==> flow/design.v <==
`timescale 1ns / 1ps
module ram_based_shift_regs #(
    parameter integer data_width = 8,  
    parameter integer delay_n = 16,  
    parameter shift_type = "ram",  
    parameter ram_type = "lutram",  
    parameter INIT_FILE = "no_init",  
    parameter en_output_register_init = "true",  
    parameter output_register_init_v = 0,  
    parameter real simulation_delay = 1  
)(
    input wire clk,
    input wire resetn,
    input wire[data_width-1:0] shift_in,
    input wire ce,
    output wire[data_width-1:0] shift_out
);
    function integer clogb2 (input integer bit_depth);
        integer temp;
    begin
        temp = bit_depth;
        for(clogb2 = -1;temp > 0;clogb2 = clogb2 + 1)
            temp = temp >> 1;
    end
    endfunction
    reg[data_width-1:0] shift_ffs[delay_n-1:0];
    genvar shift_ffs_i;
    generate
        for(shift_ffs_i = 0;shift_ffs_i < delay_n;shift_ffs_i = shift_ffs_i + 1)
        begin:shift_ffs_blk
            if(en_output_register_init == "false")
            begin
                always @(posedge clk)
                begin
                    if(ce)
                        shift_ffs[shift_ffs_i] <= (shift_ffs_i == 0) ?
                            shift_in:shift_ffs[shift_ffs_i-1];
                end
            end
            else
            begin
                always @(posedge clk or negedge resetn)
                begin
                    if(~resetn)
                        shift_ffs[shift_ffs_i] <= output_register_init_v;
                    else if(ce)
                        shift_ffs[shift_ffs_i] <= (shift_ffs_i == 0) ?
                            shift_in:shift_ffs[shift_ffs_i-1];
                end
            end
        end
    endgenerate
    assign shift_out = shift_ffs[delay_n-1];
endmodule
`timescale 1ns / 1ps
module add_tree_2_4_8_16_32 #(
    parameter integer add_input_n = 16,  
	parameter integer add_width = 32,  
	parameter real simulation_delay = 1  
)(
	input wire aclk,
	input wire aresetn,
	input wire aclken,
	input wire[add_input_n*add_width-1:0] add_in,
	input wire add_in_vld,
	output wire signed[add_width+5-1:0] add_out,
	output wire add_out_vld
);
	wire signed[add_width-1:0] add_s0_in[0:31];
	wire add_s0_in_vld;
	reg signed[add_width+1-1:0] add_s0_out[0:15];
	reg add_s0_out_vld;
	genvar add_s0_i;
	generate
		for(add_s0_i = 0;add_s0_i < 16;add_s0_i = add_s0_i + 1)
		begin:add_s0_blk
			always @(posedge aclk)
			begin
				if(aclken & add_s0_in_vld)
					add_s0_out[add_s0_i] <= add_s0_in[add_s0_i*2] + add_s0_in[add_s0_i*2+1];
			end
		end
	endgenerate
	always @(posedge aclk or negedge aresetn)
	begin
		if(~aresetn)
			add_s0_out_vld <= 1'b0;
		else if(aclken)
			add_s0_out_vld <= add_s0_in_vld;
	end
	wire signed[add_width+1-1:0] add_s1_in[0:15];
	wire add_s1_in_vld;
	reg signed[add_width+2-1:0] add_s1_out[0:7];
	reg add_s1_out_vld;
	genvar add_s1_i;
	generate
		for(add_s1_i = 0;add_s1_i < 8;add_s1_i = add_s1_i + 1)
		begin:add_s1_blk
			always @(posedge aclk)
			begin
				if(aclken & add_s1_in_vld)
					add_s1_out[add_s1_i] <= add_s1_in[add_s1_i*2] + add_s1_in[add_s1_i*2+1];
			end
		end
	endgenerate
	always @(posedge aclk or negedge aresetn)
	begin
		if(~aresetn)
			add_s1_out_vld <= 1'b0;
		else if(aclken)
			add_s1_out_vld <= add_s1_in_vld;
	end
	wire signed[add_width+2-1:0] add_s2_in[0:7];
	wire add_s2_in_vld;
	reg signed[add_width+3-1:0] add_s2_out[0:3];
	reg add_s2_out_vld;
	genvar add_s2_i;
	generate
		for(add_s2_i = 0;add_s2_i < 4;add_s2_i = add_s2_i + 1)
		begin:add_s2_blk
			always @(posedge aclk)
			begin
				if(aclken & add_s2_in_vld)
					add_s2_out[add_s2_i] <= add_s2_in[add_s2_i*2] + add_s2_in[add_s2_i*2+1];
			end
		end
	endgenerate
	always @(posedge aclk or negedge aresetn)
	begin
		if(~aresetn)
			add_s2_out_vld <= 1'b0;
		else if(aclken)
			add_s2_out_vld <= add_s2_in_vld;
	end
	wire signed[add_width+3-1:0] add_s3_in[0:3];
	wire add_s3_in_vld;
	reg signed[add_width+4-1:0] add_s3_out[0:1];
	reg add_s3_out_vld;
	genvar add_s3_i;
	generate
		for(add_s3_i = 0;add_s3_i < 2;add_s3_i = add_s3_i + 1)
		begin:add_s3_blk
			always @(posedge aclk)
			begin
				if(aclken & add_s3_in_vld)
					add_s3_out[add_s3_i] <= add_s3_in[add_s3_i*2] + add_s3_in[add_s3_i*2+1];
			end
		end
	endgenerate
	always @(posedge aclk or negedge aresetn)
	begin
		if(~aresetn)
			add_s3_out_vld <= 1'b0;
		else if(aclken)
			add_s3_out_vld <= add_s3_in_vld;
	end
	wire signed[add_width+4-1:0] add_s4_in[0:1];
	wire add_s4_in_vld;
	reg signed[add_width+5-1:0] add_s4_out;
	reg add_s4_out_vld;
	assign add_out = add_s4_out;
	assign add_out_vld = add_s4_out_vld;
	always @(posedge aclk)
	begin
		if(aclken & add_s4_in_vld)
			add_s4_out <= add_s4_in[0] + add_s4_in[1];
	end
	always @(posedge aclk or negedge aresetn)
	begin
		if(~aresetn)
			add_s4_out_vld <= 1'b0;
		else if(aclken)
			add_s4_out_vld <= add_s4_in_vld;
	end
	genvar add_s0_in_i;
	generate
		for(add_s0_in_i = 0;add_s0_in_i < 32;add_s0_in_i = add_s0_in_i + 1)
		begin:add_s0_in_blk
			if(add_input_n == 32)
				assign add_s0_in[add_s0_in_i] = $signed(add_in[(add_s0_in_i+1)*add_width-1:add_s0_in_i*add_width]);
			else
				assign add_s0_in[add_s0_in_i] = {add_width{1'bx}};
		end
	endgenerate
	genvar add_s1_in_i;
	generate
		for(add_s1_in_i = 0;add_s1_in_i < 16;add_s1_in_i = add_s1_in_i + 1)
		begin:add_s1_in_blk
			if(add_input_n == 16)
				assign add_s1_in[add_s1_in_i] = $signed(add_in[(add_s1_in_i+1)*add_width-1:add_s1_in_i*add_width]);
			else
				assign add_s1_in[add_s1_in_i] = add_s0_out[add_s1_in_i];
		end
	endgenerate
	genvar add_s2_in_i;
	generate
		for(add_s2_in_i = 0;add_s2_in_i < 8;add_s2_in_i = add_s2_in_i + 1)
		begin:add_s2_in_blk
			if(add_input_n == 8)
				assign add_s2_in[add_s2_in_i] = $signed(add_in[(add_s2_in_i+1)*add_width-1:add_s2_in_i*add_width]);
			else
				assign add_s2_in[add_s2_in_i] = add_s1_out[add_s2_in_i];
		end
	endgenerate
	genvar add_s3_in_i;
	generate
		for(add_s3_in_i = 0;add_s3_in_i < 4;add_s3_in_i = add_s3_in_i + 1)
		begin:add_s3_in_blk
			if(add_input_n == 4)
				assign add_s3_in[add_s3_in_i] = $signed(add_in[(add_s3_in_i+1)*add_width-1:add_s3_in_i*add_width]);
			else
				assign add_s3_in[add_s3_in_i] = add_s2_out[add_s3_in_i];
		end
	endgenerate
	genvar add_s4_in_i;
	generate
		for(add_s4_in_i = 0;add_s4_in_i < 2;add_s4_in_i = add_s4_in_i + 1)
		begin:add_s4_in_blk
			if(add_input_n == 2)
				assign add_s4_in[add_s4_in_i] = $signed(add_in[(add_s4_in_i+1)*add_width-1:add_s4_in_i*add_width]);
			else
				assign add_s4_in[add_s4_in_i] = add_s3_out[add_s4_in_i];
		end
	endgenerate
	assign add_s0_in_vld = (add_input_n == 32) ? add_in_vld:1'b0;
	assign add_s1_in_vld = (add_input_n == 16) ? add_in_vld:add_s0_out_vld;
	assign add_s2_in_vld = (add_input_n == 8) ? add_in_vld:add_s1_out_vld;
	assign add_s3_in_vld = (add_input_n == 4) ? add_in_vld:add_s2_out_vld;
	assign add_s4_in_vld = (add_input_n == 2) ? add_in_vld:add_s3_out_vld;
endmodule
`timescale 1ns / 1ps
module max_tree_2_4_8_16_32 #(
    parameter integer cmp_input_n = 4,  
	parameter integer cmp_width = 4,  
	parameter real simulation_delay = 1  
)(
	input wire aclk,
	input wire aresetn,
	input wire aclken,
	input wire[cmp_input_n*cmp_width-1:0] cmp_in,
	input wire cmp_in_vld,
	output wire signed[cmp_width-1:0] cmp_out,
	output wire cmp_out_vld
);
	wire signed[cmp_width-1:0] cmp_in_arr[0:31];
	wire[31:0] cmp_in_mask;
	genvar cmp_in_i;
	generate
		for(cmp_in_i = 0;cmp_in_i < 32;cmp_in_i = cmp_in_i + 1)
		begin:cmp_in_blk
			assign cmp_in_arr[cmp_in_i] = 
				((cmp_in_i % (32/cmp_input_n)) == 0) ? 
					cmp_in[((cmp_in_i/(32/cmp_input_n))+1)*cmp_width-1:(cmp_in_i/(32/cmp_input_n))*cmp_width]:
					{1'b1, {(cmp_width-1){1'b0}}};
			assign cmp_in_mask[cmp_in_i] = 
				((cmp_in_i % (32/cmp_input_n)) == 0) ? 
					1'b1:
					1'b0;
		end
	endgenerate
	wire signed[cmp_width-1:0] cmp_s1_res[0:15];
	wire[15:0] cmp_s1_mask;
	wire signed[cmp_width-1:0] cmp_s2_res[0:7];
	wire[7:0] cmp_s2_mask;
	reg signed[cmp_width-1:0] cmp_s3_res[0:3];
	reg[3:0] cmp_s3_mask;
	reg cmp_in_vld_d1;
	genvar cmp_s1_i;
	generate
		for(cmp_s1_i = 0;cmp_s1_i < 16;cmp_s1_i = cmp_s1_i + 1)
		begin:cmp_s1_blk
			assign cmp_s1_res[cmp_s1_i] = 
				(cmp_in_mask[cmp_s1_i*2] & (cmp_in_arr[cmp_s1_i*2] > cmp_in_arr[cmp_s1_i*2+1])) ? 
					cmp_in_arr[cmp_s1_i*2]:
					cmp_in_arr[cmp_s1_i*2+1];
			assign cmp_s1_mask[cmp_s1_i] = 
				cmp_in_mask[cmp_s1_i*2] | cmp_in_mask[cmp_s1_i*2+1];
		end
	endgenerate
	genvar cmp_s2_i;
	generate
		for(cmp_s2_i = 0;cmp_s2_i < 8;cmp_s2_i = cmp_s2_i + 1)
		begin:cmp_s2_blk
			assign cmp_s2_res[cmp_s2_i] = 
				(cmp_s1_mask[cmp_s2_i*2] & (cmp_s1_res[cmp_s2_i*2] > cmp_s1_res[cmp_s2_i*2+1])) ? 
					cmp_s1_res[cmp_s2_i*2]:
					cmp_s1_res[cmp_s2_i*2+1];
			assign cmp_s2_mask[cmp_s2_i] = 
				cmp_s1_mask[cmp_s2_i*2] | cmp_s1_mask[cmp_s2_i*2+1];
		end
	endgenerate
	genvar cmp_s3_i;
	generate
		for(cmp_s3_i = 0;cmp_s3_i < 4;cmp_s3_i = cmp_s3_i + 1)
		begin:cmp_s3_blk
			always @(posedge aclk)
			begin
				if(aclken & cmp_in_vld)
				begin
					cmp_s3_res[cmp_s3_i] <= 
						(cmp_s2_mask[cmp_s3_i*2] & (cmp_s2_res[cmp_s3_i*2] > cmp_s2_res[cmp_s3_i*2+1])) ? 
							cmp_s2_res[cmp_s3_i*2]:
							cmp_s2_res[cmp_s3_i*2+1];
					cmp_s3_mask[cmp_s3_i] <= 
						cmp_s2_mask[cmp_s3_i*2] | cmp_s2_mask[cmp_s3_i*2+1];
				end
			end
		end
	endgenerate
	always @(posedge aclk or negedge aresetn)
	begin
		if(~aresetn)
			cmp_in_vld_d1 <= 1'b0;
		else if(aclken)
			cmp_in_vld_d1 <= cmp_in_vld;
	end
	wire signed[cmp_width-1:0] cmp_s4_res[0:1];
	wire[1:0] cmp_s4_mask;
	reg signed[cmp_width-1:0] cmp_s5_res;
	reg cmp_in_vld_d2;
	assign cmp_s4_res[0] = 
		(cmp_s3_mask[0] & (cmp_s3_res[0] > cmp_s3_res[1])) ? 
			cmp_s3_res[0]:
			cmp_s3_res[1];
	assign cmp_s4_res[1] = 
		(cmp_s3_mask[2] & (cmp_s3_res[2] > cmp_s3_res[3])) ? 
			cmp_s3_res[2]:
			cmp_s3_res[3];
	assign cmp_s4_mask[0] = cmp_s3_mask[0] | cmp_s3_mask[1];
	assign cmp_s4_mask[1] = cmp_s3_mask[2] | cmp_s3_mask[3];
	always @(posedge aclk)
	begin
		if(aclken & cmp_in_vld_d1)
			cmp_s5_res <= 
				(cmp_s4_mask[0] & (cmp_s4_res[0] > cmp_s4_res[1])) ? 
					cmp_s4_res[0]:
					cmp_s4_res[1];
	end
	always @(posedge aclk or negedge aresetn)
	begin
		if(~aresetn)
			cmp_in_vld_d2 <= 1'b0;
		else if(aclken)
			cmp_in_vld_d2 <= cmp_in_vld_d1;
	end
	assign cmp_out = cmp_s5_res;
	assign cmp_out_vld = cmp_in_vld_d2;
endmodule
`timescale 1ns / 1ps
module signed_mul #(
	parameter integer op_a_width = 16,  
	parameter integer op_b_width = 16,  
	parameter integer output_width = 32,  
	parameter en_in_reg = "false",  
	parameter en_out_reg = "false",  
	parameter real simulation_delay = 1  
)(
	input wire clk,
	input wire ce_in_reg,
	input wire ce_mul,
	input wire ce_out_reg,
	input wire signed[op_a_width-1:0] op_a,
	input wire signed[op_b_width-1:0] op_b,
	output wire signed[output_width-1:0] res
);
	reg signed[op_a_width-1:0] op_a_r;
	reg signed[op_b_width-1:0] op_b_r;
	always @(posedge clk)
	begin
		if(ce_in_reg)
		begin
			op_a_r <= op_a;
			op_b_r <= op_b;
		end
	end
	wire signed[op_a_width-1:0] mul_in1;
	wire signed[op_b_width-1:0] mul_in2;
	reg signed[(op_a_width+op_b_width)-1:0] mul_res;
	assign mul_in1 = (en_in_reg == "false") ? op_a:op_a_r;
	assign mul_in2 = (en_in_reg == "false") ? op_b:op_b_r;
	always @(posedge clk)
	begin
		if(ce_mul)
			mul_res <= mul_in1 * mul_in2;
	end
	reg signed[(op_a_width+op_b_width)-1:0] res_r;
	assign res = (en_out_reg == "false") ? mul_res:res_r;
	always @(posedge clk)
	begin
		if(ce_out_reg)
			res_r <= mul_res;
	end
endmodule
`timescale 1ns / 1ps
module conv_mac_cell #(
	parameter integer ATOMIC_C = 4,  
	parameter EN_SMALL_FP16 = "true",  
	parameter integer INFO_ALONG_WIDTH = 2,  
	parameter real SIM_DELAY = 1  
)(
	input wire aclk,
	input wire aresetn,
	input wire aclken,
	input wire[1:0] calfmt,  
	input wire[ATOMIC_C*16-1:0] mac_in_ftm,  
	input wire[ATOMIC_C*16-1:0] mac_in_wgt,  
	input wire mac_in_ftm_masked,  
	input wire[INFO_ALONG_WIDTH-1:0] mac_in_info_along,  
	input wire mac_in_valid,  
	output wire[7:0] mac_out_exp,  
	output wire signed[39:0] mac_out_frac,  
	output wire[INFO_ALONG_WIDTH-1:0] mac_out_info_along,  
	output wire mac_out_valid,  
	output wire[ATOMIC_C*16-1:0] mul_op_a,  
	output wire[ATOMIC_C*16-1:0] mul_op_b,  
	output wire mul_ce,  
	input wire[ATOMIC_C*32-1:0] mul_res  
);
    function integer clogb2(input integer bit_depth);
    begin
		if(bit_depth == 0)
			clogb2 = 0;
		else
		begin
			for(clogb2 = -1;bit_depth > 0;clogb2 = clogb2 + 1)
				bit_depth = bit_depth >> 1;
		end
    end
    endfunction
	localparam CAL_FMT_INT8 = 2'b00;
	localparam CAL_FMT_INT16 = 2'b01;
	localparam CAL_FMT_FP16 = 2'b10;
	wire mul_ce_inner;
	wire signed[15:0] mul_op_a_arr[0:ATOMIC_C-1];  
	wire signed[15:0] mul_op_b_arr[0:ATOMIC_C-1];  
	reg mul_ce_inner_d1;
	reg signed[15:0] mul_op_a_arr_d1[0:ATOMIC_C-1];  
	reg signed[15:0] mul_op_b_arr_d1[0:ATOMIC_C-1];  
	wire signed[31:0] mul_res_arr[0:ATOMIC_C-1];  
	assign mul_ce = aclken & mul_ce_inner_d1;
	genvar mul_i;
	generate
		for(mul_i = 0;mul_i < ATOMIC_C;mul_i = mul_i + 1)
		begin:mul_blk
			assign mul_op_a[mul_i*16+15:mul_i*16] = mul_op_a_arr_d1[mul_i];
			assign mul_op_b[mul_i*16+15:mul_i*16] = mul_op_b_arr_d1[mul_i];
			assign mul_res_arr[mul_i] = $signed(mul_res[mul_i*32+31:mul_i*32]);
			always @(posedge aclk)
			begin
				if(aclken & mul_ce_inner)
				begin
					mul_op_a_arr_d1[mul_i] <= mul_op_a_arr[mul_i];
					mul_op_b_arr_d1[mul_i] <= mul_op_b_arr[mul_i];
				end
			end
		end
	endgenerate
	always @(posedge aclk or negedge aresetn)
	begin
		if(~aresetn)
			mul_ce_inner_d1 <= 1'b0;
		else if(aclken)
			mul_ce_inner_d1 <= mul_ce_inner;
	end
	wire[15:0] mac_in_ftm_arr[0:ATOMIC_C-1];  
	wire[15:0] mac_in_wgt_arr[0:ATOMIC_C-1];  
	genvar mac_in_i;
	generate
		for(mac_in_i = 0;mac_in_i < ATOMIC_C;mac_in_i = mac_in_i + 1)
		begin:mac_in_blk
			assign mac_in_ftm_arr[mac_in_i] = mac_in_ftm[mac_in_i*16+15:mac_in_i*16];
			assign mac_in_wgt_arr[mac_in_i] = mac_in_wgt[mac_in_i*16+15:mac_in_i*16];
		end
	endgenerate
	wire signed[31:0] add_tree_in_arr[0:ATOMIC_C-1];
	wire[ATOMIC_C*32-1:0] add_tree_in;
	wire add_tree_in_mask;
	wire add_tree_in_valid;
	wire signed[36:0] add_tree_out;
	wire add_tree_out_mask;
	wire add_tree_out_valid;
	genvar add_tree_in_i;
	generate
		for(add_tree_in_i = 0;add_tree_in_i < ATOMIC_C;add_tree_in_i = add_tree_in_i + 1)
		begin:add_tree_in_blk
			assign add_tree_in[add_tree_in_i*32+31:add_tree_in_i*32] = add_tree_in_arr[add_tree_in_i];
		end
	endgenerate
	generate
		if(ATOMIC_C != 1)
		begin
			add_tree_2_4_8_16_32 #(
				.add_input_n(ATOMIC_C),
				.add_width(32),
				.simulation_delay(SIM_DELAY)
			)add_tree_u(
				.aclk(aclk),
				.aresetn(aresetn),
				.aclken(aclken),
				.add_in(add_tree_in),
				.add_in_vld(add_tree_in_valid),
				.add_out(add_tree_out),
				.add_out_vld(add_tree_out_valid)
			);
			ram_based_shift_regs #(
				.data_width(1),
				.delay_n(clogb2(ATOMIC_C)),
				.shift_type("ff"),
				.en_output_register_init("true"),
				.simulation_delay(SIM_DELAY)
			)delay_for_mask_along_with_add_tree_u(
				.clk(aclk),
				.resetn(aresetn),
				.shift_in(add_tree_in_mask),
				.ce(aclken),
				.shift_out(add_tree_out_mask)
			);
		end
		else
		begin
			assign add_tree_out = $signed(add_tree_in);
			assign add_tree_out_mask = add_tree_in_mask;
			assign add_tree_out_valid = add_tree_in_valid;
		end
	endgenerate
	reg mac_in_valid_d1;  
	reg mac_in_valid_d2;  
	reg mac_in_valid_d3;  
	reg mac_in_valid_d4;  
	always @(posedge aclk or negedge aresetn)
	begin
		if(~aresetn)
			{mac_in_valid_d4, mac_in_valid_d3, mac_in_valid_d2, mac_in_valid_d1} <= 4'b0000;
		else if(aclken)
			{mac_in_valid_d4, mac_in_valid_d3, mac_in_valid_d2, mac_in_valid_d1} <= 
				{mac_in_valid_d3, mac_in_valid_d2, mac_in_valid_d1, mac_in_valid};
	end
	reg mac_in_ftm_masked_d1;  
	reg mac_in_ftm_masked_d2;  
	reg mac_in_ftm_masked_d3;  
	reg mac_in_ftm_masked_d4;  
	always @(posedge aclk)
	begin
		if(aclken & mac_in_valid)
			mac_in_ftm_masked_d1 <= mac_in_ftm_masked;
	end
	always @(posedge aclk)
	begin
		if(aclken & mac_in_valid_d1)
			mac_in_ftm_masked_d2 <= mac_in_ftm_masked_d1;
	end
	always @(posedge aclk)
	begin
		if(aclken & mac_in_valid_d2)
			mac_in_ftm_masked_d3 <= mac_in_ftm_masked_d2;
	end
	always @(posedge aclk)
	begin
		if(aclken & mac_in_valid_d3)
			mac_in_ftm_masked_d4 <= mac_in_ftm_masked_d3;
	end
	wire signed[15:0] mul_op_a_int16_arr[0:ATOMIC_C-1];  
	wire signed[15:0] mul_op_b_int16_arr[0:ATOMIC_C-1];  
	wire mul_ce_int16;  
	wire signed[31:0] add_tree_in_int16_arr[0:ATOMIC_C-1];
	wire add_tree_in_int16_mask;
	wire add_tree_in_int16_valid;
	wire signed[39:0] mac_out_frac_int16;  
	wire mac_out_int16_mask;
	wire mac_out_int16_valid;
	assign mul_ce_int16 = mac_in_valid & (~mac_in_ftm_masked);
	assign add_tree_in_int16_mask = mac_in_ftm_masked_d2;
	assign add_tree_in_int16_valid = mac_in_valid_d2;
	assign mac_out_frac_int16 = {{3{add_tree_out[36]}}, add_tree_out};
	assign mac_out_int16_mask = add_tree_out_mask;
	assign mac_out_int16_valid = add_tree_out_valid;
	genvar cal_int16_i;
	generate
		for(cal_int16_i = 0;cal_int16_i < ATOMIC_C;cal_int16_i = cal_int16_i + 1)
		begin:cal_int16_blk
			assign mul_op_a_int16_arr[cal_int16_i] = $signed(mac_in_ftm_arr[cal_int16_i]);
			assign mul_op_b_int16_arr[cal_int16_i] = $signed(mac_in_wgt_arr[cal_int16_i]);
			assign add_tree_in_int16_arr[cal_int16_i] = mul_res_arr[cal_int16_i];
		end
	endgenerate
	wire signed[15:0] mul_op_a_fp16_arr[0:ATOMIC_C-1];  
	wire signed[15:0] mul_op_b_fp16_arr[0:ATOMIC_C-1];  
	wire mul_ce_fp16;  
	wire signed[31:0] add_tree_in_fp16_arr[0:ATOMIC_C-1];
	wire add_tree_in_fp16_mask;
	wire add_tree_in_fp16_valid;
	wire signed[4:0] max_cmp_tree_in_arr[0:ATOMIC_C-1];  
	wire[ATOMIC_C*5-1:0] max_cmp_tree_in;  
	wire max_cmp_tree_in_valid;  
	wire signed[4:0] max_cmp_tree_out;  
	wire[7:0] mac_out_exp_fp16;  
	wire signed[39:0] mac_out_frac_fp16;  
	wire mac_out_fp16_mask;
	wire mac_out_fp16_valid;
	wire fp16_s_f[0:ATOMIC_C-1];  
	wire[4:0] fp16_e_f[0:ATOMIC_C-1];  
	wire[9:0] fp16_m_f[0:ATOMIC_C-1];  
	wire fp16_s_w[0:ATOMIC_C-1];  
	wire[4:0] fp16_e_w[0:ATOMIC_C-1];  
	wire[9:0] fp16_m_w[0:ATOMIC_C-1];  
	wire[13:0] fp16_mts_f[0:ATOMIC_C-1];  
	wire[13:0] fp16_mts_w[0:ATOMIC_C-1];  
	reg fp16_mtso_sign[0:ATOMIC_C-1];  
	reg fp16_mtso_sign_d1[0:ATOMIC_C-1];  
	reg[3:0] fp16_e_h3_f_add_w[0:ATOMIC_C-1];  
	reg[3:0] fp16_e_h3_f_add_w_d1[0:ATOMIC_C-1];  
	reg[3:0] fp16_e_h3_f_add_w_d2[0:ATOMIC_C-1];  
	wire[3:0] fp16_func;  
	reg[3:0] fp16_func_d1;  
	wire[5:0] fp16_set[0:ATOMIC_C-1];  
	reg signed[28:0] fp16_signed_mtso[0:ATOMIC_C-1];  
	reg signed[28:0] fp16_shifted_mtso[0:ATOMIC_C-1];  
	assign mul_ce_fp16 = mac_in_valid & (~mac_in_ftm_masked);
	assign add_tree_in_fp16_mask = mac_in_ftm_masked_d4;
	assign add_tree_in_fp16_valid = mac_in_valid_d4;
	assign max_cmp_tree_in_valid = (calfmt == CAL_FMT_FP16) & mac_in_valid_d1 & (~mac_in_ftm_masked_d1);
	assign mac_out_frac_fp16 = {{3{add_tree_out[36]}}, add_tree_out};
	assign mac_out_fp16_mask = add_tree_out_mask;
	assign mac_out_fp16_valid = add_tree_out_valid;
	assign fp16_func = max_cmp_tree_out[3:0];
	genvar fp16_in_i;
	generate
		for(fp16_in_i = 0;fp16_in_i < ATOMIC_C;fp16_in_i = fp16_in_i + 1)
		begin:fp16_in_blk
			assign {fp16_s_f[fp16_in_i], fp16_e_f[fp16_in_i], fp16_m_f[fp16_in_i]} = 
				mac_in_ftm_arr[fp16_in_i];
			assign {fp16_s_w[fp16_in_i], fp16_e_w[fp16_in_i], fp16_m_w[fp16_in_i]} = 
				mac_in_wgt_arr[fp16_in_i];
		end
	endgenerate
	genvar fp16_mts_i;
	generate
		for(fp16_mts_i = 0;fp16_mts_i < ATOMIC_C;fp16_mts_i = fp16_mts_i + 1)
		begin:fp16_mts_blk
			assign fp16_mts_f[fp16_mts_i] = 
				{3'b000, (EN_SMALL_FP16 == "false") | (fp16_e_f[fp16_mts_i] != 5'b00000), fp16_m_f[fp16_mts_i]} << 
					(
						((EN_SMALL_FP16 == "false") | (fp16_e_f[fp16_mts_i] != 5'b00000)) ? 
							fp16_e_f[fp16_mts_i][1:0]:
							2'b01
					);
			assign fp16_mts_w[fp16_mts_i] = 
				{3'b000, (EN_SMALL_FP16 == "false") | (fp16_e_w[fp16_mts_i] != 5'b00000), fp16_m_w[fp16_mts_i]} << 
					(
						((EN_SMALL_FP16 == "false") | (fp16_e_w[fp16_mts_i] != 5'b00000)) ? 
							fp16_e_w[fp16_mts_i][1:0]:
							2'b01
					);
		end
	endgenerate
	genvar fp16_mtso_sign_i;
	generate
		for(fp16_mtso_sign_i = 0;fp16_mtso_sign_i < ATOMIC_C;fp16_mtso_sign_i = fp16_mtso_sign_i + 1)
		begin:fp16_mtso_sign_blk
			always @(posedge aclk)
			begin
				if(aclken & (calfmt == CAL_FMT_FP16) & mac_in_valid & (~mac_in_ftm_masked))
					fp16_mtso_sign[fp16_mtso_sign_i] <= fp16_s_f[fp16_mtso_sign_i] ^ fp16_s_w[fp16_mtso_sign_i];
			end
			always @(posedge aclk)
			begin
				if(aclken & (calfmt == CAL_FMT_FP16) & mac_in_valid_d1 & (~mac_in_ftm_masked_d1))
					fp16_mtso_sign_d1[fp16_mtso_sign_i] <= fp16_mtso_sign[fp16_mtso_sign_i];
			end
		end
	endgenerate
	genvar fp16_mts_mul_i;
	generate
		for(fp16_mts_mul_i = 0;fp16_mts_mul_i < ATOMIC_C;fp16_mts_mul_i = fp16_mts_mul_i + 1)
		begin:fp16_mts_mul_blk
			assign mul_op_a_fp16_arr[fp16_mts_mul_i] = {2'b00, fp16_mts_f[fp16_mts_mul_i]};
			assign mul_op_b_fp16_arr[fp16_mts_mul_i] = {2'b00, fp16_mts_w[fp16_mts_mul_i]};
		end
	endgenerate
	genvar fp16_e_h3_f_add_w_i;
	generate
		for(fp16_e_h3_f_add_w_i = 0;fp16_e_h3_f_add_w_i < ATOMIC_C;fp16_e_h3_f_add_w_i = fp16_e_h3_f_add_w_i + 1)
		begin:fp16_e_h3_f_add_w_blk
			always @(posedge aclk)
			begin
				if(aclken & (calfmt == CAL_FMT_FP16) & mac_in_valid & (~mac_in_ftm_masked))
					fp16_e_h3_f_add_w[fp16_e_h3_f_add_w_i] <= 
						fp16_e_f[fp16_e_h3_f_add_w_i][4:2] + fp16_e_w[fp16_e_h3_f_add_w_i][4:2];
			end
			always @(posedge aclk)
			begin
				if(aclken & (calfmt == CAL_FMT_FP16) & mac_in_valid_d1 & (~mac_in_ftm_masked_d1))
					fp16_e_h3_f_add_w_d1[fp16_e_h3_f_add_w_i] <= 
						fp16_e_h3_f_add_w[fp16_e_h3_f_add_w_i];
			end
			always @(posedge aclk)
			begin
				if(aclken & (calfmt == CAL_FMT_FP16) & mac_in_valid_d2 & (~mac_in_ftm_masked_d2))
					fp16_e_h3_f_add_w_d2[fp16_e_h3_f_add_w_i] <= 
						fp16_e_h3_f_add_w_d1[fp16_e_h3_f_add_w_i];
			end
		end
	endgenerate
	genvar fp16_signed_mtso_i;
	generate
		for(fp16_signed_mtso_i = 0;fp16_signed_mtso_i < ATOMIC_C;fp16_signed_mtso_i = fp16_signed_mtso_i + 1)
		begin:fp16_signed_mtso_blk
			always @(posedge aclk)
			begin
				if(aclken & (calfmt == CAL_FMT_FP16) & mac_in_valid_d2 & (~mac_in_ftm_masked_d2))
					fp16_signed_mtso[fp16_signed_mtso_i] <= 
						fp16_mtso_sign_d1[fp16_signed_mtso_i] ? 
							({1'b1, ~mul_res_arr[fp16_signed_mtso_i][27:0]} + 1'b1):
							{1'b0, mul_res_arr[fp16_signed_mtso_i][27:0]};
			end
		end
	endgenerate
	genvar max_cmp_tree_in_i;
	generate
		for(max_cmp_tree_in_i = 0;max_cmp_tree_in_i < ATOMIC_C;max_cmp_tree_in_i = max_cmp_tree_in_i + 1)
		begin:max_cmp_tree_in_blk
			assign max_cmp_tree_in_arr[max_cmp_tree_in_i] = 
				{1'b0, fp16_e_h3_f_add_w[max_cmp_tree_in_i]};
			assign max_cmp_tree_in[max_cmp_tree_in_i*5+4:max_cmp_tree_in_i*5] = 
				max_cmp_tree_in_arr[max_cmp_tree_in_i];
		end
	endgenerate
	generate
		if(ATOMIC_C != 1)
		begin
			max_tree_2_4_8_16_32 #(
				.cmp_input_n(ATOMIC_C),
				.cmp_width(5),
				.simulation_delay(SIM_DELAY)
			)max_tree_u(
				.aclk(aclk),
				.aresetn(aresetn),
				.aclken(aclken),
				.cmp_in(max_cmp_tree_in),
				.cmp_in_vld(max_cmp_tree_in_valid),
				.cmp_out(max_cmp_tree_out),
				.cmp_out_vld()
			);
		end
		else
		begin
			reg[4:0] max_cmp_tree_in_d1;  
			reg[4:0] max_cmp_tree_in_d2;  
			reg max_cmp_tree_in_valid_d1;  
			reg max_cmp_tree_in_valid_d2;  
			assign max_cmp_tree_out = max_cmp_tree_in_d2;
			always @(posedge aclk or negedge aresetn)
			begin
				if(~aresetn)
					{max_cmp_tree_in_valid_d2, max_cmp_tree_in_valid_d1} <= 2'b00;
				else if(aclken)
					{max_cmp_tree_in_valid_d2, max_cmp_tree_in_valid_d1} <= 
						{max_cmp_tree_in_valid_d1, max_cmp_tree_in_valid};
			end
			always @(posedge aclk)
			begin
				if(aclken & max_cmp_tree_in_valid)
					max_cmp_tree_in_d1 <= max_cmp_tree_in;
			end
			always @(posedge aclk)
			begin
				if(aclken & max_cmp_tree_in_valid_d1)
					max_cmp_tree_in_d2 <= max_cmp_tree_in_d1;
			end
		end
	endgenerate
	genvar fp16_shifted_mtso_i;
	generate
		for(fp16_shifted_mtso_i = 0;fp16_shifted_mtso_i < ATOMIC_C;fp16_shifted_mtso_i = fp16_shifted_mtso_i + 1)
		begin:fp16_shifted_mtso_blk
			assign fp16_set[fp16_shifted_mtso_i] = 
				{fp16_func - fp16_e_h3_f_add_w_d2[fp16_shifted_mtso_i], 2'b00};
			always @(posedge aclk)
			begin
				if(aclken & (calfmt == CAL_FMT_FP16) & mac_in_valid_d3 & (~mac_in_ftm_masked_d3))
				begin
					if(fp16_set[fp16_shifted_mtso_i] >= 6'd32)
						fp16_shifted_mtso[fp16_shifted_mtso_i] <= 29'd0;
					else
						fp16_shifted_mtso[fp16_shifted_mtso_i] <= 
							(fp16_set[fp16_shifted_mtso_i] == 6'd0) ? fp16_signed_mtso[fp16_shifted_mtso_i]:
							(fp16_set[fp16_shifted_mtso_i] == 6'd4)  ? {
																	       {4{fp16_signed_mtso[fp16_shifted_mtso_i][28]}}, 
																		   fp16_signed_mtso[fp16_shifted_mtso_i][28:4]
																	   }:
							(fp16_set[fp16_shifted_mtso_i] == 6'd8)  ? {
																	       {8{fp16_signed_mtso[fp16_shifted_mtso_i][28]}}, 
																		   fp16_signed_mtso[fp16_shifted_mtso_i][28:8]
																	   }:
							(fp16_set[fp16_shifted_mtso_i] == 6'd12) ? {
																	       {12{fp16_signed_mtso[fp16_shifted_mtso_i][28]}}, 
																		   fp16_signed_mtso[fp16_shifted_mtso_i][28:12]
																	   }:
							(fp16_set[fp16_shifted_mtso_i] == 6'd16) ? {
																	       {16{fp16_signed_mtso[fp16_shifted_mtso_i][28]}}, 
																		   fp16_signed_mtso[fp16_shifted_mtso_i][28:16]
																	   }:
							(fp16_set[fp16_shifted_mtso_i] == 6'd20) ? {
																	       {20{fp16_signed_mtso[fp16_shifted_mtso_i][28]}}, 
																		   fp16_signed_mtso[fp16_shifted_mtso_i][28:20]
																	   }:
							(fp16_set[fp16_shifted_mtso_i] == 6'd24) ? {
																	       {24{fp16_signed_mtso[fp16_shifted_mtso_i][28]}}, 
																		   fp16_signed_mtso[fp16_shifted_mtso_i][28:24]
																	   }:
																	   {
																	       {28{fp16_signed_mtso[fp16_shifted_mtso_i][28]}}, 
																		   fp16_signed_mtso[fp16_shifted_mtso_i][28:28]
																	   };
				end
			end
		end
	endgenerate
	genvar fp16_chn_acumm_i;
	generate
		for(fp16_chn_acumm_i = 0;fp16_chn_acumm_i < ATOMIC_C;fp16_chn_acumm_i = fp16_chn_acumm_i + 1)
		begin:fp16_chn_acumm_blk
			assign add_tree_in_fp16_arr[fp16_chn_acumm_i] = 
				{{3{fp16_shifted_mtso[fp16_chn_acumm_i][28]}}, fp16_shifted_mtso[fp16_chn_acumm_i]};
		end
	endgenerate
	generate
		if(ATOMIC_C != 1)
		begin
			ram_based_shift_regs #(
				.data_width(8),
				.delay_n(clogb2(ATOMIC_C)),
				.shift_type("ff"),
				.en_output_register_init("true"),
				.simulation_delay(SIM_DELAY)
			)delay_for_fp16_func_u(
				.clk(aclk),
				.resetn(aresetn),
				.shift_in({2'b00, fp16_func_d1, 2'b00}),
				.ce(aclken & (calfmt == CAL_FMT_FP16)),
				.shift_out(mac_out_exp_fp16)
			);
		end
		else
		begin
			assign mac_out_exp_fp16 = {2'b00, fp16_func_d1, 2'b00};
		end
	endgenerate
	always @(posedge aclk)
	begin
		if(aclken & (calfmt == CAL_FMT_FP16) & mac_in_valid_d3 & (~mac_in_ftm_masked_d3))
			fp16_func_d1 <= fp16_func;
	end
	assign mul_ce_inner = 
		((calfmt == CAL_FMT_FP16) & mul_ce_fp16) | 
		((calfmt == CAL_FMT_INT16) & mul_ce_int16);
	genvar mul_reuse_i;
	generate
		for(mul_reuse_i = 0;mul_reuse_i < ATOMIC_C;mul_reuse_i = mul_reuse_i + 1)
		begin:mul_reuse_blk
			assign mul_op_a_arr[mul_reuse_i] = 
				(calfmt == CAL_FMT_FP16) ? 
					mul_op_a_fp16_arr[mul_reuse_i]:
					mul_op_a_int16_arr[mul_reuse_i];
			assign mul_op_b_arr[mul_reuse_i] = 
				(calfmt == CAL_FMT_FP16) ? 
					mul_op_b_fp16_arr[mul_reuse_i]:
					mul_op_b_int16_arr[mul_reuse_i];
		end
	endgenerate
	assign add_tree_in_mask = 
		aclken & (
			((calfmt == CAL_FMT_FP16) & add_tree_in_fp16_mask) | 
			((calfmt == CAL_FMT_INT16) & add_tree_in_int16_mask)
		);
	assign add_tree_in_valid = 
		aclken & (
			((calfmt == CAL_FMT_FP16) & add_tree_in_fp16_valid) | 
			((calfmt == CAL_FMT_INT16) & add_tree_in_int16_valid)
		);
	genvar add_tree_reuse_i;
	generate
		for(add_tree_reuse_i = 0;add_tree_reuse_i < ATOMIC_C;add_tree_reuse_i = add_tree_reuse_i + 1)
		begin:add_tree_reuse_blk
			assign add_tree_in_arr[add_tree_reuse_i] = 
				(calfmt == CAL_FMT_FP16) ? 
					add_tree_in_fp16_arr[add_tree_reuse_i]:
					add_tree_in_int16_arr[add_tree_reuse_i];
		end
	endgenerate
	wire[INFO_ALONG_WIDTH-1:0] mac_out_info_along_fp16;  
	wire[INFO_ALONG_WIDTH-1:0] mac_out_info_along_int16;  
	assign mac_out_exp = 
		((calfmt == CAL_FMT_FP16) & (~mac_out_fp16_mask)) ? 
			mac_out_exp_fp16:
			8'd24;
	assign mac_out_frac = 
		(calfmt == CAL_FMT_FP16) ? 
			(mac_out_fp16_mask ? 40'd0:mac_out_frac_fp16):
			(mac_out_int16_mask ? 40'd0:mac_out_frac_int16);
	assign mac_out_info_along = 
		(calfmt == CAL_FMT_FP16) ? 
			mac_out_info_along_fp16:
			mac_out_info_along_int16;
	assign mac_out_valid = 
		aclken & (
			((calfmt == CAL_FMT_FP16) & mac_out_fp16_valid) | 
			((calfmt == CAL_FMT_INT16) & mac_out_int16_valid)
		);
	ram_based_shift_regs #(
		.data_width(INFO_ALONG_WIDTH),
		.delay_n(2+clogb2(ATOMIC_C)),
		.shift_type("ff"),
		.en_output_register_init("true"),
		.simulation_delay(SIM_DELAY)
	)delay_for_info_along_int16_u(
		.clk(aclk),
		.resetn(aresetn),
		.shift_in(mac_in_info_along),
		.ce(aclken),
		.shift_out(mac_out_info_along_int16)
	);
	ram_based_shift_regs #(
		.data_width(INFO_ALONG_WIDTH),
		.delay_n(2),
		.shift_type("ff"),
		.en_output_register_init("true"),
		.simulation_delay(SIM_DELAY)
	)delay_for_info_along_fp16_u(
		.clk(aclk),
		.resetn(aresetn),
		.shift_in(mac_out_info_along_int16),
		.ce(aclken & (calfmt == CAL_FMT_FP16)),
		.shift_out(mac_out_info_along_fp16)
	);
endmodule
`timescale 1ns / 1ps
module conv_mac_unit (
	input wire aclk,
	input wire aresetn,
	input wire aclken,
	input wire[1:0] calfmt,
	input wire[8*16-1:0] mac_in_ftm,
	input wire[8*16-1:0] mac_in_wgt,
	input wire mac_in_ftm_masked,
	input wire[1:0] mac_in_info_along,
	input wire mac_in_valid,
	output wire[7:0] mac_out_exp,
	output wire[39:0] mac_out_frac,
	output wire[1:0] mac_out_info_along,
	output wire mac_out_valid
);
	localparam integer ATOMIC_C = 8;
	wire[ATOMIC_C*16-1:0] mul_op_a;
	wire[ATOMIC_C*16-1:0] mul_op_b;
	wire mul_ce;
	wire[ATOMIC_C*32-1:0] mul_res;
	conv_mac_cell #(
		.ATOMIC_C(ATOMIC_C),
		.EN_SMALL_FP16("true"),
		.INFO_ALONG_WIDTH(2),
		.SIM_DELAY(0)
	)mac_cell_u(
		.aclk(aclk),
		.aresetn(aresetn),
		.aclken(aclken),
		.calfmt(calfmt),
		.mac_in_ftm(mac_in_ftm),
		.mac_in_wgt(mac_in_wgt),
		.mac_in_ftm_masked(mac_in_ftm_masked),
		.mac_in_info_along(mac_in_info_along),
		.mac_in_valid(mac_in_valid),
		.mac_out_exp(mac_out_exp),
		.mac_out_frac(mac_out_frac),
		.mac_out_info_along(mac_out_info_along),
		.mac_out_valid(mac_out_valid),
		.mul_op_a(mul_op_a),
		.mul_op_b(mul_op_b),
		.mul_ce(mul_ce),
		.mul_res(mul_res)
	);
	genvar mul_i;
	generate
		for(mul_i = 0;mul_i < ATOMIC_C;mul_i = mul_i + 1)
		begin:mul_blk
			signed_mul #(
				.op_a_width(16),
				.op_b_width(16),
				.output_width(32),
				.en_in_reg("false"),
				.en_out_reg("false"),
				.simulation_delay(0)
			)mul_u(
				.clk(aclk),
				.ce_in_reg(1'b0),
				.ce_mul(mul_ce),
				.ce_out_reg(1'b0),
				.op_a(mul_op_a[mul_i*16+15:mul_i*16]),
				.op_b(mul_op_b[mul_i*16+15:mul_i*16]),
				.res(mul_res[mul_i*32+31:mul_i*32])
			);
		end
	endgenerate
endmodule
* Reports on conv_mac_unit
What the tools print for conv_mac_unit, step after step.
Line numbers count from 1 in the design file above.
Operators carry their Yosys type and port widths (W data, S select, Z words).
Library cell names are shortened.
Not given: --
- Top module :: conv_mac_unit
- Clock port :: aclk
- Cell library :: sky130hd
- Corner :: tt_025C_1v80

* Word level
Source: Yosys, flattened and elaborated. Widths are those after wreduce; folded enables and synchronous resets count as part of the registers. Registers that Yosys merges into a memory's read port (data or address) are not register bits. Print and check cells do not count. Equal cells are merged and count once.
- ROM bits :: 0
- Register bits after elaboration :: 1407
- Memories :: 0
- Memory bits (writable) :: 0
- Word width x clocked read ports :: 0
- Cells after elaboration :: 493
- Output and inout bits :: 51
- Bits in latches :: 0
- Input port bits :: 265
- Div/mod/pow operators :: 0
- Bitwise gates (word level) :: 60
- Multipliers :: 8
- Reductions and logical operators :: 24
- Equality and inequality tests :: 50
- Order comparisons :: 31
- $add $sub $neg :: 31
- Shift operators :: 16
- Multiplexer cells :: 130
** Operator list (count)
- $mul A16 B16 Y32 :: 8
- $mux W28 :: 16
- $mux W32 :: 8
- $add A29 B1 Y29 const B :: 8
- $shl A11 B2 Y14 :: 16
- $not A28 Y28 :: 8
- $mux W14 :: 16
- $mux W24 :: 8
- $mux W20 :: 8
- $add A32 B32 Y33 :: 4
- $mux W16 :: 8
- $mux W5 :: 22
- $eq A4 B3 Y1 const B :: 24
- $mux W12 :: 8
- $gt A5 B5 Y1 const B :: 16
- $reduce_bool A5 Y1 :: 16
- $add A35 B35 Y36 :: 2
- $eq A4 B2 Y1 const B :: 16
- $mux W8 :: 8
- $ge A6 B6 Y1 const B :: 8
- $logic_not A6 Y1 :: 8
- $mux W40 :: 1
- $add A36 B36 Y37 :: 1
- $mux W4 :: 9
- $and A1 B1 Y1 :: 35
- $gt A5 B5 Y1 :: 7
- $mux W2 :: 17
- $add A3 B3 Y4 :: 8
Not listed: further kinds 8, cells in them 36.

* Depth
Yosys ltp: most cells in a row. Word level: on the elaborated netlist, between registers, memories and ports. Mapped: between sequential cells and ports; inverters and the memories' decode and read muxes count.
- Depth in word-level cells :: 9
- ABC_AREA :: 0
- Depth in mapped cells :: 26
- Depth with buffers taken out :: 25

* After synthesis
Source: synth_stat.txt of the flow (Yosys; design flattened, memories mapped). It holds for the ABC_AREA given above (unset counts as 0); a run with the other value may have another netlist.
** Cell types
- fa_1 :: count 2119, total area 4.24E+04 um2
- edfxtp_1 :: count 1357, total area 4.07E+04 um2
- ha_1 :: count 970, total area 1.21E+04 um2
- inv_1 :: count 2565, total area 9.63E+03 um2
- nand2_1 :: count 2241, total area 8.41E+03 um2
- and2_1 :: count 1079, total area 6.75E+03 um2
- xnor2_1 :: count 614, total area 5.38E+03 um2
- a21oi_1 :: count 738, total area 3.69E+03 um2
- nor2_1 :: count 688, total area 2.58E+03 um2
- o21ai_0 :: count 516, total area 2.58E+03 um2
- clkbuf_1 :: count 582, total area 2.18E+03 um2
- a21o_1 :: count 231, total area 1.73E+03 um2
- a211oi_1 :: count 183, total area 1.37E+03 um2
- mux2i_1 :: count 132, total area 1.32E+03 um2
- xor2_1 :: count 128, total area 1.12E+03 um2
- dfrtp_1 :: count 38, total area 950.912 um2
- o22ai_1 :: count 131, total area 819.536 um2
- mux2_2 :: count 72, total area 810.778 um2
Other cell types: 73; their cells: 1619.
- Mapped cells :: 16003
- Mapped area :: 156413.8 um2
- Area of sequential cells :: 41700.0 um2
- Buffers :: 627
- Flip-flop cells :: 1395
The figures by module come from a second, unflattened synthesis with its own total; it is not the netlist above.
- Cells (unflattened synthesis) :: 16906
- Area (unflattened synthesis) :: 162308.2 um2
Each row is one instance without its submodules.
** By module
- signed_mul :: area 11034.3 um2, times used 8, cells 1166, seq. area 960.9 um2
- conv_mac_cell :: area 51057.7 um2, times used 1, cells 5379, seq. area 25349.3 um2
- add_tree_2_4_8_16_32 :: area 18649.1 um2, times used 1, cells 1813, seq. area 7312.0 um2
- max_tree_2_4_8_16_32 :: area 2660.1 um2, times used 1, cells 299, seq. area 800.8 um2
- ram_based_shift_regs :: area 997.2 um2, times used 1, cells 51, seq. area 600.6 um2
- ram_based_shift_regs :: area 411.6 um2, times used 1, cells 21, seq. area 250.2 um2
- ram_based_shift_regs :: area 145.1 um2, times used 1, cells 8, seq. area 100.1 um2
- ram_based_shift_regs :: area 108.9 um2, times used 1, cells 6, seq. area 75.1 um2
- conv_mac_unit :: area 3.8 um2, times used 1, cells 1, seq. area 0.0 um2

* Timing after synthesis
Path of least setup slack by OpenSTA after synthesis, without wires, with an ideal clock, recovery checks aside; 20% of the period is set as input and as output delay. Where synthesis merged equal registers, the netlist keeps one of their names.
- Path type :: in2reg
- Start point :: in calfmt[0]
- End point :: reg mac_cell_u.fp16_e_h3_f_add_w_d2[0][0]
- Delay of the path :: 19.894 ns
- Input delay :: 1.400 ns
- Arrival :: 20.082 ns
- Stages on the path :: 5
- Required time :: 5.788 ns
- Time at the first pin :: 1.400 ns
- Clock period :: 7.0 ns
- Path slack :: -14.294 ns
- Path buffers :: 3
- Library setup time :: 1.212 ns
- Period reached after synthesis :: 21.294 ns
"delay of the path" = arrival - input delay + setup time.
"stages on the path": output pins that drive a net of the path, with the launching flip-flop's if there is one; two outputs of one cell count as two.
"period reached after synthesis" is the clock period less the worst setup slack; recovery checks do not enter. This is arithmetic on one report: input and output delays are still those of the set period (20% each).
Between the ends stands the longest chain of elaborated cells between them, by number of cells; it is not shown to be the way that was timed. Of several equally long chains one is given.
Each line given opens the expression or statement behind the cell; cells for indexed reads and writes are added by Yosys, which also makes memories of some case tables.
- Cell sequence :: nand2b_1 -> clkbuf_1 -> clkbuf_1 -> clkbuf_1 -> nor3_1
- Length of the longest elaborated chain :: 4
- Elaborated cells on any way between the ends :: 4
- Those cells by class :: eq/ne: 1; logic: 3
** RTL lines, path after synthesis
- from (decl) :: line 942 : input wire[1:0] calfmt,
- $eq A2 B2 Y1 :: line 698 : if(aclken & (calfmt == CAL_FMT_FP16) & mac_in_valid_d2 & (~mac_in_ftm_masked_d2))
- $and A1 B1 Y1 x3 :: line 698
- to (assign) :: line 699 : fp16_e_h3_f_add_w_d2[fp16_e_h3_f_add_w_i] <=
- to (decl) :: line 612 : reg[3:0] fp16_e_h3_f_add_w_d2[0:ATOMIC_C-1];

* Path in the finished layout
Path of least setup slack in the final report of run 2 (OpenROAD, finished layout, wires in). Where an end is a register, its clock arrival counts in the times.
- Path type :: reg2reg
- Start point :: reg mac_cell_u.mul_op_a_arr_d1[4][10]
- End point :: reg mul_blk[4].mul_u.mul_res[31]
- Arrival :: 8.29 ns
- Time at the first pin :: 1.01 ns
- Path buffers :: 1
- Stages on the path :: 23
- Required time :: 11.08 ns
- Library setup time :: 0.23 ns
- Clock period :: 10.3 ns
- Path slack :: 2.79 ns
Between the ends stands the longest chain of elaborated cells between them, by number of cells; it is not shown to be the way that was timed. Of several equally long chains one is given.
- Cell sequence :: edfxtp_1 -> nand2_1 -> fa_1 -> fa_1 -> fa_1 -> inv_1 -> fa_1 -> fa_1 -> inv_1 -> fa_1 -> inv_1 -> ha_1 -> a21o_1 -> a21o_1 -> a21oi_1 -> o21ai_0 -> a2111oi_0 -> buf_4 -> nor2_1 -> a211oi_1 -> o31ai_1 -> a21oi_1 -> xnor2_1
- Length of the longest elaborated chain :: 1
- Elaborated cells on any way between the ends :: 1
- Source lines of those cells :: 1
- Those cells by class :: mul: 1
** RTL lines, path post-layout
- from (decl) :: line 437 : reg signed[15:0] mul_op_a_arr_d1[0:ATOMIC_C-1];
- from (assign) :: line 452 : mul_op_a_arr_d1[mul_i] <= mul_op_a_arr[mul_i];
- $mul A16 B16 Y32 :: line 384 : mul_res <= mul_in1 * mul_in2;
- to (assign) :: line 384
- to (decl) :: line 378 : reg signed[(op_a_width+op_b_width)-1:0] mul_res;

Measured data: module conv_mac_unit, platform sky130hd, 3 stored runs of the flow under differing settings, order arbitrary. Input and output delays are each 20% of the period that was set; the output load is 0.01 pF.
"clock period reached" = clock period - worst setup slack. The figure is calculated, with input and output delays left at 20% of the set period.
"total power of the final layout" is the tool's figure for a default switching activity; nothing was simulated.

* Run 1
** Files
==> flow/run.sh <==
#!/bin/bash
# the make line also repeats the synthesis and layout settings of config.mk as NAME=value (left out here)
make -C /OpenROAD-flow-scripts/flow DESIGN_CONFIG=/design/flow/config.mk WORK_HOME=/design/flow/orfs CLKGATE_MAP_FILE= finish
==> flow/config.mk <==
export PLATFORM = sky130hd
export DESIGN_NAME = conv_mac_unit
export DESIGN_NICKNAME = conv_mac_unit
export VERILOG_FILES = /design/flow/design.v
export SDC_FILE = /design/flow/constraint.sdc
export NUM_CORES = 4
export LEC_CHECK = 0
export ABC_AREA = 1
export CAP_MARGIN = 20
export CELL_PAD_IN_SITES_GLOBAL_PLACEMENT = 3
export CORE_MARGIN = 10
export CORE_UTILIZATION = 61
export CTS_CLUSTER_DIAMETER = 146
export MAX_ROUTING_LAYER = met5
export MIN_ROUTING_LAYER = met2
export SLEW_MARGIN = 20
==> flow/constraint.sdc <==
create_clock -name core_clock -period 10.1 [get_ports {aclk}]
set_input_delay 2.0200 -clock core_clock [delete_from_list [all_inputs] [get_ports {aclk}]]
set_output_delay 2.0200 -clock core_clock [all_outputs]
set_load 0.01 [all_outputs]
** Results
Not finished: placement ended with error GPL-0301.

* Run 2
** Files
==> flow/run.sh <==
#!/bin/bash
# the make line also repeats the synthesis and layout settings of config.mk as NAME=value (left out here)
make -C /OpenROAD-flow-scripts/flow DESIGN_CONFIG=/design/flow/config.mk WORK_HOME=/design/flow/orfs CLKGATE_MAP_FILE= finish
==> flow/config.mk <==
export PLATFORM = sky130hd
export DESIGN_NAME = conv_mac_unit
export DESIGN_NICKNAME = conv_mac_unit
export VERILOG_FILES = /design/flow/design.v
export SDC_FILE = /design/flow/constraint.sdc
export NUM_CORES = 4
export LEC_CHECK = 0
export CAP_MARGIN = 20
export CELL_PAD_IN_SITES_DETAIL_PLACEMENT = 2
export CELL_PAD_IN_SITES_GLOBAL_PLACEMENT = 3
export CORE_MARGIN = 2
export CORE_UTILIZATION = 19
export CTS_CLUSTER_DIAMETER = 322
export MIN_ROUTING_LAYER = met2
export PLACE_DENSITY_LB_ADDON = 0.1
export SLEW_MARGIN = 20
export TNS_END_PERCENT = 20
==> flow/constraint.sdc <==
create_clock -name core_clock -period 10.3 [get_ports {aclk}]
set_input_delay 2.0600 -clock core_clock [delete_from_list [all_inputs] [get_ports {aclk}]]
set_output_delay 2.0600 -clock core_clock [all_outputs]
set_load 0.01 [all_outputs]
** Results
- Mapped cell area after synthesis :: 156,413.8 um2
- Utilization of the finished layout :: 21.9 %
- Total power of the final layout :: 58.725 mW
- Worst hold slack in the final report :: 0.406 ns
- Overall die area :: 830,504.0 um2
- Final setup TNS :: 0.000 ns
- Lowest setup slack :: 2.792 ns
- Clock period reached :: 7.508 ns

* Run 3
** Files
==> flow/run.sh <==
#!/bin/bash
# the make line also repeats the synthesis and layout settings of config.mk as NAME=value (left out here)
make -C /OpenROAD-flow-scripts/flow DESIGN_CONFIG=/design/flow/config.mk WORK_HOME=/design/flow/orfs CLKGATE_MAP_FILE= finish
==> flow/config.mk <==
export PLATFORM = sky130hd
export DESIGN_NAME = conv_mac_unit
export DESIGN_NICKNAME = conv_mac_unit
export VERILOG_FILES = /design/flow/design.v
export SDC_FILE = /design/flow/constraint.sdc
export NUM_CORES = 4
export LEC_CHECK = 0
export ABC_AREA = 1
export CAP_MARGIN = 20
export CELL_PAD_IN_SITES_DETAIL_PLACEMENT = 0
export CORE_ASPECT_RATIO = 1.33
export CORE_MARGIN = 8
export CORE_UTILIZATION = 40
export CTS_CLUSTER_DIAMETER = 159
export CTS_CLUSTER_SIZE = 11
export MAX_ROUTING_LAYER = met5
export MIN_ROUTING_LAYER = met2
export PLACE_DENSITY = 0.95
export SLEW_MARGIN = 5
==> flow/constraint.sdc <==
create_clock -name core_clock -period 5.12 [get_ports {aclk}]
set_input_delay 1.0240 -clock core_clock [delete_from_list [all_inputs] [get_ports {aclk}]]
set_output_delay 1.0240 -clock core_clock [all_outputs]
set_load 0.01 [all_outputs]
** Results
Not finished: routing ended with error GRT-0232.
